==> flow/design.v <==
module atan
(
    input                       clk         ,
    input                       rst_n       ,
    input                       trig        ,
    output                      vld         ,
    input       signed  [16:0]  para_in     ,
    output  reg signed  [11:0]  atany            
);
reg                     run_latch   ;
reg             [3:0]   cnt         ;
reg     signed  [18:0]  tmp1        ;
reg     signed  [18:0]  tmp2        ;
wire    signed  [19:0]  y0          ;
reg     signed  [19:0]  xr          ;
reg     signed  [19:0]  yr          ;
reg     signed  [19:0]  x2          ;
reg     signed  [19:0]  y2          ;
always @(posedge clk or negedge rst_n)
begin
    if (!rst_n)
        run_latch <= 1'b0;
    else
    begin
        if (trig)
            run_latch <= 1'b1;
        else if (cnt == 4'd9)
            run_latch <= 1'b0;
    end
end
always @(posedge clk or negedge rst_n)
begin
    if (!rst_n)
        cnt <= 4'd0;
    else
    begin
        if (run_latch)
            cnt <= cnt + 4'd1;
        else
            cnt <= 4'd0;
    end
end
assign vld = (cnt == 4'd10);
assign y0 = para_in<<2;
always @(*)
begin
    if (run_latch)
    begin
        case(cnt)
            4'd0:
            begin
                tmp1 = y2>>>1;
                tmp2 = x2>>>1;
            end
            4'd1:
            begin
                tmp1 = y2>>>2;
                tmp2 = x2>>>2;
            end
            4'd2:
            begin
                tmp1 = y2>>>3;
                tmp2 = x2>>>3;
            end
            4'd3:
            begin
                tmp1 = y2>>>4;
                tmp2 = x2>>>4;
            end
            4'd4:
            begin
                tmp1 = y2>>>5;
                tmp2 = x2>>>5;
            end
            4'd5:
            begin
                tmp1 = y2>>>6;
                tmp2 = x2>>>6;
            end
            4'd6:
            begin
                tmp1 = y2>>>7;
                tmp2 = x2>>>7;
            end
            4'd7:
            begin
                tmp1 = y2>>>8;
                tmp2 = x2>>>8;
            end
            4'd8:
            begin
                tmp1 = y2>>>9;
                tmp2 = x2>>>9;
            end
            4'd9:
            begin
                tmp1 = y2>>>10;
                tmp2 = x2>>>10;
            end
            default:     
            begin
                tmp1 = 19'd0;
                tmp2 = 19'd0;
            end
        endcase
    end
    else
    begin
        tmp1 = 19'd0;
        tmp2 = 19'd0;
    end
end
always @(*)
begin
    if (run_latch)
    begin
        if ((x2[19] == y2[19]) | (x2 == 20'd0) | (y2 == 20'd0))
        begin
            xr = x2 + tmp1;
            yr = y2 - tmp2;
        end
        else
        begin
            xr = x2 - tmp1;
            yr = y2 + tmp2;
        end
    end
    else
    begin
        xr = 20'd0;
        yr = 20'd0;
    end
end
always @(posedge clk or negedge rst_n)
begin
    if (!rst_n)
    begin
        x2 <= 20'd0;
        y2 <= 20'd0;
    end
    else
    begin
        if (trig)
        begin
            if (~para_in[16]) 
            begin
                x2 <= 20'd1024 + y0;
                y2 <= y0 - 20'd1024;
            end
            else  
            begin
                x2 <= 20'd1024 - y0;
                y2 <= y0 + 20'd1024;
            end
        end
        else if (run_latch)
        begin
            x2 <= xr;
            y2 <= yr;
        end
    end
end
always @(posedge clk or negedge rst_n)
begin
    if (!rst_n)
        atany <= 12'd0;
    else 
    begin
        if (trig)
        begin
            if (~para_in[16]) 
                atany <= 12'd804;
            else 
                atany <= 12'd3292;
        end
        else if (run_latch)
        begin
            case (cnt)
                4'd0: 
                begin
                    if ((x2[19] == y2[19]) | (x2 == 20'd0) | (y2 == 20'd0))
                        atany <= atany + 12'd475;
                    else
                        atany <= atany - 12'd475;
                end
                4'd1: 
                begin
                    if ((x2[19] == y2[19]) | (x2 == 20'd0) | (y2 == 20'd0)) 
                        atany <= atany + 12'd251;
                    else
                        atany <= atany - 12'd251;
                end
                4'd2: 
                begin
                    if ((x2[19] == y2[19]) | (x2 == 20'd0) | (y2 == 20'd0)) 
                        atany <= atany + 12'd127;
                    else
                        atany <= atany - 12'd127;
                end
                4'd3: 
                begin
                    if ((x2[19] == y2[19]) | (x2 == 20'd0) | (y2 == 20'd0))
                        atany <= atany + 12'd64;
                    else
                        atany <= atany - 12'd64;
                end
                4'd4: 
                begin
                    if ((x2[19] == y2[19]) | (x2 == 20'd0) | (y2 == 20'd0))
                        atany <= atany + 12'd32;
                    else
                        atany <= atany - 12'd32;
                end
                4'd5: 
                begin
                    if ((x2[19] == y2[19]) | (x2 == 20'd0) | (y2 == 20'd0))
                        atany <= atany + 12'd16;
                    else
                        atany <= atany - 12'd16;
                end
                4'd6: 
                begin
                    if ((x2[19] == y2[19]) | (x2 == 20'd0) | (y2 == 20'd0))
                        atany <= atany + 12'd8;
                    else
                        atany <= atany - 12'd8;
                end
                4'd7: 
                begin
                    if ((x2[19] == y2[19]) | (x2 == 20'd0) | (y2 == 20'd0))
                        atany <= atany + 12'd4;
                    else
                        atany <= atany - 12'd4;
                end
                4'd8: 
                begin
                    if ((x2[19] == y2[19]) | (x2 == 20'd0) | (y2 == 20'd0))
                        atany <= atany + 12'd2;
                    else
                        atany <= atany - 12'd2;
                end
                4'd9: 
                begin
                    if ((x2[19] == y2[19]) | (x2 == 20'd0) | (y2 == 20'd0))
                        atany <= atany + 12'd1;
                    else
                        atany <= atany - 12'd1;
                end
            endcase
        end
    end
end
endmodule
# Reports on atan
# The steps from the RTL of atan to its reports follow in flow order.
# Lines are those of the file above, counted from 1.
# Operators carry their Yosys type and port widths (W data, S select, Z words).
# A cell with - has no value.
[design]
design = "atan"
clock = "clk"
cell_library = "sky130hd"
lib_corner = "tt_025C_1v80"

# After elaboration
# Yosys after proc, flatten, opt, wreduce and memory -nomap, before mapping. Memory bits, and registers merged into a memory's read port (data or address), are not among the register bits. Print and check cells are not counted. Equal cells are merged and count once.
[classes]
n_addsub = 28
eq_ne = 11
mux = 29
logic = 2
n_reduce_logical = 7
[ops]
columns = ["cell", "n"]
rows = [
  ["$pmux W19 S10", 2],
  ["$mux W20", 8],
  ["$mux W12", 13],
  ["$pmux W12 S10", 1],
  ["$add A20 B19 Y20", 2],
  ["$sub A20 B19 Y20", 2],
  ["$logic_not A20 Y1", 2],
  ["$mux W19", 2],
  ["$add A12 B7 Y12 const B", 2],
  ["$sub A12 B7 Y12 const B", 2],
  ["$sub A12 B19 Y20 const A", 1],
  ["$add A19 B12 Y20 const B", 1],
  ["$sub A19 B12 Y20 const B", 1],
  ["$eq A4 B3 Y1 const B", 4],
  ["$add A12 B1 Y12 const B", 1],
  ["$sub A12 B1 Y12 const B", 1],
  ["$add A12 B2 Y12 const B", 1],
  ["$sub A12 B2 Y12 const B", 1],
  ["$add A12 B3 Y12 const B", 1],
  ["$sub A12 B3 Y12 const B", 1],
  ["$add A12 B4 Y12 const B", 1],
  ["$sub A12 B4 Y12 const B", 1],
  ["$add A12 B5 Y12 const B", 1],
  ["$sub A12 B5 Y12 const B", 1],
  ["$add A12 B6 Y12 const B", 1],
  ["$sub A12 B6 Y12 const B", 1],
  ["$add A12 B8 Y12 const B", 1],
  ["$sub A12 B8 Y12 const B", 1],
]
# Other operator kinds: 14; their cells: 20.
[word_totals]
regBits = 57
in_bits = 20
out_inout_bits = 13
wordCells = 82

# Longest topological paths
# Yosys ltp: most cells in a row. Word level: on the elaborated netlist, between registers, memories and ports. Mapped: between sequential cells and ports; inverters and the memories' decode and read muxes count.
[depth]
depth_word = 7
ABC_AREA = 1
ltp_mapped = 32

# After synthesis
# The flow's flattened synthesis, as Yosys stat reports it; memories are mapped. The netlist is that of the ABC_AREA named above (0 if unset); the other value can give another one.
[synth_totals]
mapped_cells = 1818
yosys_area_um2 = 10563.9
sequential_area_um2 = 1426.4
flip_flops = 57
buffers = 97
[types]
columns = ["type", "n"]
rows = [
  ["sky130_fd_sc_hd__nand2_1", 414],
  ["sky130_fd_sc_hd__dfrtp_1", 57],
  ["sky130_fd_sc_hd__ha_1", 69],
  ["sky130_fd_sc_hd__nand3_1", 161],
  ["sky130_fd_sc_hd__inv_1", 195],
  ["sky130_fd_sc_hd__nor2_1", 194],
  ["sky130_fd_sc_hd__a21oi_1", 136],
  ["sky130_fd_sc_hd__o21ai_0", 124],
  ["sky130_fd_sc_hd__xor2_1", 55],
  ["sky130_fd_sc_hd__o22ai_1", 69],
  ["sky130_fd_sc_hd__nand4_1", 50],
  ["sky130_fd_sc_hd__clkbuf_1", 58],
  ["sky130_fd_sc_hd__fa_1", 9],
  ["sky130_fd_sc_hd__xnor2_1", 20],
  ["sky130_fd_sc_hd__buf_2", 28],
  ["sky130_fd_sc_hd__o221ai_1", 12],
  ["sky130_fd_sc_hd__a31oi_1", 16],
  ["sky130_fd_sc_hd__o21ai_1", 19],
]
# Not listed: further types 32, cells in them 132.

# Path before layout
# Path of least setup slack by OpenSTA after synthesis, without wires, with an ideal clock, recovery checks aside; 20% of the period is set as input and as output delay. Where synthesis merged equal registers, the netlist keeps one of their names.
[synth_timing]
path_kind = "register to register"
startpoint = "register cnt[0]"
endpoint = "register x2[17]"
period_ps = 6000
setup_ps = 77
t_first_pin_ps = 0
arrival_time_ps = 3648
required_time_ps = 5923
setup_slack_ps = 2275
path_delay_ps = 3725
path_stages = 26
synth_period_reached_ps = 3725
# "path_delay_ps" is the arrival time less input delay plus setup time.
# "path_stages" counts driving pins, that of a launching flip-flop among them; a cell with two outputs on the path counts twice.
# "synth_period_reached_ps" is the clock period less the worst setup slack; recovery checks do not enter. This is arithmetic on one report: input and output delays are still those of the set period (20% each).
# Between the ends stands the longest chain of elaborated cells between them, by number of cells; it is not shown to be the way that was timed. Of several equally long chains one is given.
# Each line given opens the expression or statement behind the cell; cells for indexed reads and writes are added by Yosys, which also makes memories of some case tables.
# A register here has more assigning lines than the two given.
[synth_via]
cell_sequence = "sky130_fd_sc_hd__dfrtp_1 > sky130_fd_sc_hd__inv_1 > sky130_fd_sc_hd__ha_1 > sky130_fd_sc_hd__buf_2 > sky130_fd_sc_hd__nand3_2 > sky130_fd_sc_hd__buf_2 > sky130_fd_sc_hd__o22ai_1 > sky130_fd_sc_hd__nor2_1 > sky130_fd_sc_hd__nand3_1 > sky130_fd_sc_hd__nand2_1 > sky130_fd_sc_hd__ha_1 > sky130_fd_sc_hd__nand2_1 > sky130_fd_sc_hd__nor2_1 > sky130_fd_sc_hd__nand2_1 > sky130_fd_sc_hd__o21ai_1 > sky130_fd_sc_hd__xor2_1 > sky130_fd_sc_hd__ha_1 > sky130_fd_sc_hd__a21oi_1 > sky130_fd_sc_hd__o21a_1 > sky130_fd_sc_hd__nand2_1 > sky130_fd_sc_hd__or2_2 > sky130_fd_sc_hd__a21oi_1 > sky130_fd_sc_hd__o21ai_0 > sky130_fd_sc_hd__a21oi_1 > sky130_fd_sc_hd__o21ai_0 > sky130_fd_sc_hd__a21oi_1"
elab_chain_len = 7
cells_between = 17
cone_classes = "add/sub: 2; eq/ne: 9; mux: 5; reduce/logical: 1"
[synth_rtl]
columns = ["element", "line", "text"]
rows = [
  ["start: declaration", 11, "reg             [3:0]   cnt         ;"],
  ["start: assignment", 34, "cnt <= 4'd0;"],
  ["start: assignment", 38, "cnt <= cnt + 4'd1;"],
  ["$eq A4 B4 Y1", 49, "case(cnt)"],
  ["$pmux W19 S10", 49, ""],
  ["$mux W19", 47, "if (run_latch)"],
  ["$sub A20 B19 Y20", 124, "xr = x2 - tmp1;"],
  ["$mux W20", 117, "if ((x2[19] == y2[19]) | (x2 == 20'd0) | (y2 == 20'd0))"],
  ["$mux W20", 156, "else if (run_latch)"],
  ["$mux W20", 143, "if (trig)"],
  ["end: assignment", 147, "x2 <= 20'd1024 + y0;"],
  ["end: assignment", 152, "x2 <= 20'd1024 - y0;"],
  ["end: declaration", 17, "reg     signed  [19:0]  x2          ;"],
]

# Worst path after layout
# Path of least setup slack in the final report of run 4 (OpenROAD, finished layout, wires in). Where an end is a register, its clock arrival counts in the times.
# The report prints the path's times to 10 ps; the period is as set.
[layout_timing]
path_kind = "register to register"
startpoint = "register cnt[0]"
endpoint = "register y2[17]"
period_ps = 7220
setup_ps = 70
t_first_pin_ps = 370
arrival_time_ps = 5770
required_time_ps = 7520
setup_slack_ps = 1750
path_stages = 28
# Between the ends stands the longest chain of elaborated cells between them, by number of cells; it is not shown to be the way that was timed. Of several equally long chains one is given.
# A register here has more assigning lines than the two given.
[layout_via]
cell_sequence = "sky130_fd_sc_hd__dfrtp_1 > sky130_fd_sc_hd__inv_1 > sky130_fd_sc_hd__ha_1 > sky130_fd_sc_hd__nand3_2 > sky130_fd_sc_hd__inv_2 > sky130_fd_sc_hd__nand2_1 > sky130_fd_sc_hd__nand2_1 > sky130_fd_sc_hd__nor2_1 > sky130_fd_sc_hd__nand3_1 > sky130_fd_sc_hd__nand2_1 > sky130_fd_sc_hd__ha_1 > sky130_fd_sc_hd__nand2_1 > sky130_fd_sc_hd__nor2_1 > sky130_fd_sc_hd__a31oi_1 > sky130_fd_sc_hd__xnor2_1 > sky130_fd_sc_hd__inv_1 > sky130_fd_sc_hd__ha_1 > sky130_fd_sc_hd__nand2_1 > sky130_fd_sc_hd__o21ai_0 > sky130_fd_sc_hd__nand2_1 > sky130_fd_sc_hd__nand2_1 > sky130_fd_sc_hd__a21oi_1 > sky130_fd_sc_hd__o21bai_1 > sky130_fd_sc_hd__nand3_1 > sky130_fd_sc_hd__nand2_1 > sky130_fd_sc_hd__xor2_1 > sky130_fd_sc_hd__nand2_1 > sky130_fd_sc_hd__a21oi_1"
elab_chain_len = 7
cells_between = 17
cone_classes = "add/sub: 2; eq/ne: 9; mux: 5; reduce/logical: 1"
[layout_rtl]
columns = ["element", "line", "text"]
rows = [
  ["start: declaration", 11, "reg             [3:0]   cnt         ;"],
  ["start: assignment", 34, "cnt <= 4'd0;"],
  ["start: assignment", 38, "cnt <= cnt + 4'd1;"],
  ["$eq A4 B4 Y1", 49, "case(cnt)"],
  ["$pmux W19 S10", 49, ""],
  ["$mux W19", 47, "if (run_latch)"],
  ["$add A20 B19 Y20", 125, "yr = y2 + tmp2;"],
  ["$mux W20", 117, "if ((x2[19] == y2[19]) | (x2 == 20'd0) | (y2 == 20'd0))"],
  ["$mux W20", 156, "else if (run_latch)"],
  ["$mux W20", 143, "if (trig)"],
  ["end: assignment", 148, "y2 <= y0 - 20'd1024;"],
  ["end: assignment", 153, "y2 <= y0 + 20'd1024;"],
  ["end: declaration", 18, "reg     signed  [19:0]  y2          ;"],
]

# Measured results for atan: 4 stored runs of the Yosys and OpenROAD flow on sky130hd. The settings differ; the order carries no meaning. The constraints put input and output delay at 20% of the set period each and load the outputs with 0.01 pF.
# "period_reached_ps" = clock period - worst setup slack. The figure is calculated, with input and output delays left at 20% of the set period.
# "worst_path_ps" is the time allowed to the run's worst setup path (the clock period less input and output delay, where it has them) less its slack. Clock arrival times count: a late capture clock shortens it, a late launch clock lengthens it.
# "worst_path_ps" is known to 10 ps.

[[run]]
name = "run 1"
[run.settings]
ABC_AREA = 1
CAP_MARGIN = 40
CORE_ASPECT_RATIO = 1.66
CORE_MARGIN = 3
CORE_UTILIZATION = 70
CTS_CLUSTER_DIAMETER = 261
CTS_CLUSTER_SIZE = 73
GPL_TIMING_DRIVEN = 0
HOLD_SLACK_MARGIN = 0.24
PLACE_DENSITY = 0.73
SETUP_SLACK_MARGIN = 1.08
period_ns = 9.13
SLEW_MARGIN = 20
[run.results]
outcome = "no final report: routing broke off with GRT-0116"

[[run]]
name = "run 2"
[run.settings]
ABC_AREA = 1
CAP_MARGIN = 40
CELL_PAD_IN_SITES_DETAIL_PLACEMENT = 2
CORE_ASPECT_RATIO = 1.66
CORE_MARGIN = 3
CORE_UTILIZATION = 70
CTS_CLUSTER_DIAMETER = 349
CTS_CLUSTER_SIZE = 73
GPL_TIMING_DRIVEN = 1
HOLD_SLACK_MARGIN = 0.24
MAX_ROUTING_LAYER = "met4"
PLACE_DENSITY = 0.73
SETUP_SLACK_MARGIN = 1.67
period_ns = 9.07
SLEW_MARGIN = 20
[run.results]
outcome = "no final report: placement broke off with DPL-0033"

[[run]]
name = "run 3"
[run.settings]
ABC_AREA = 0
CELL_PAD_IN_SITES_GLOBAL_PLACEMENT = 3
CORE_ASPECT_RATIO = 0.71
CORE_MARGIN = 8
CORE_UTILIZATION = 47
CTS_CLUSTER_DIAMETER = 175
CTS_CLUSTER_SIZE = 92
GPL_TIMING_DRIVEN = 0
SETUP_SLACK_MARGIN = 0.62
period_ns = 5.87
CAP_MARGIN = 20
SLEW_MARGIN = 20
[run.results]
outcome = "no final report: placement broke off with GPL-0301"

[[run]]
name = "run 4"
[run.settings]
ABC_AREA = 1
CAP_MARGIN = 25
CELL_PAD_IN_SITES_DETAIL_PLACEMENT = 1
CORE_MARGIN = 10
CORE_UTILIZATION = 20
CTS_CLUSTER_DIAMETER = 79
CTS_CLUSTER_SIZE = 34
MAX_ROUTING_LAYER = "met5"
PLACE_DENSITY_LB_ADDON = 0.05
period_ns = 7.22
SLEW_MARGIN = 20
[run.results]
design_die_area_um2 = 62412.5
setupTns_ps = 0
period_reached_ps = 5471
synthArea_um2 = 10563.9
worst_path_ps = 5470
critical_path_type = "register to register"
hold_worst_slack_ps = 533
worst_setup_slack_ps = 1749
finalUtil_frac = 0.227
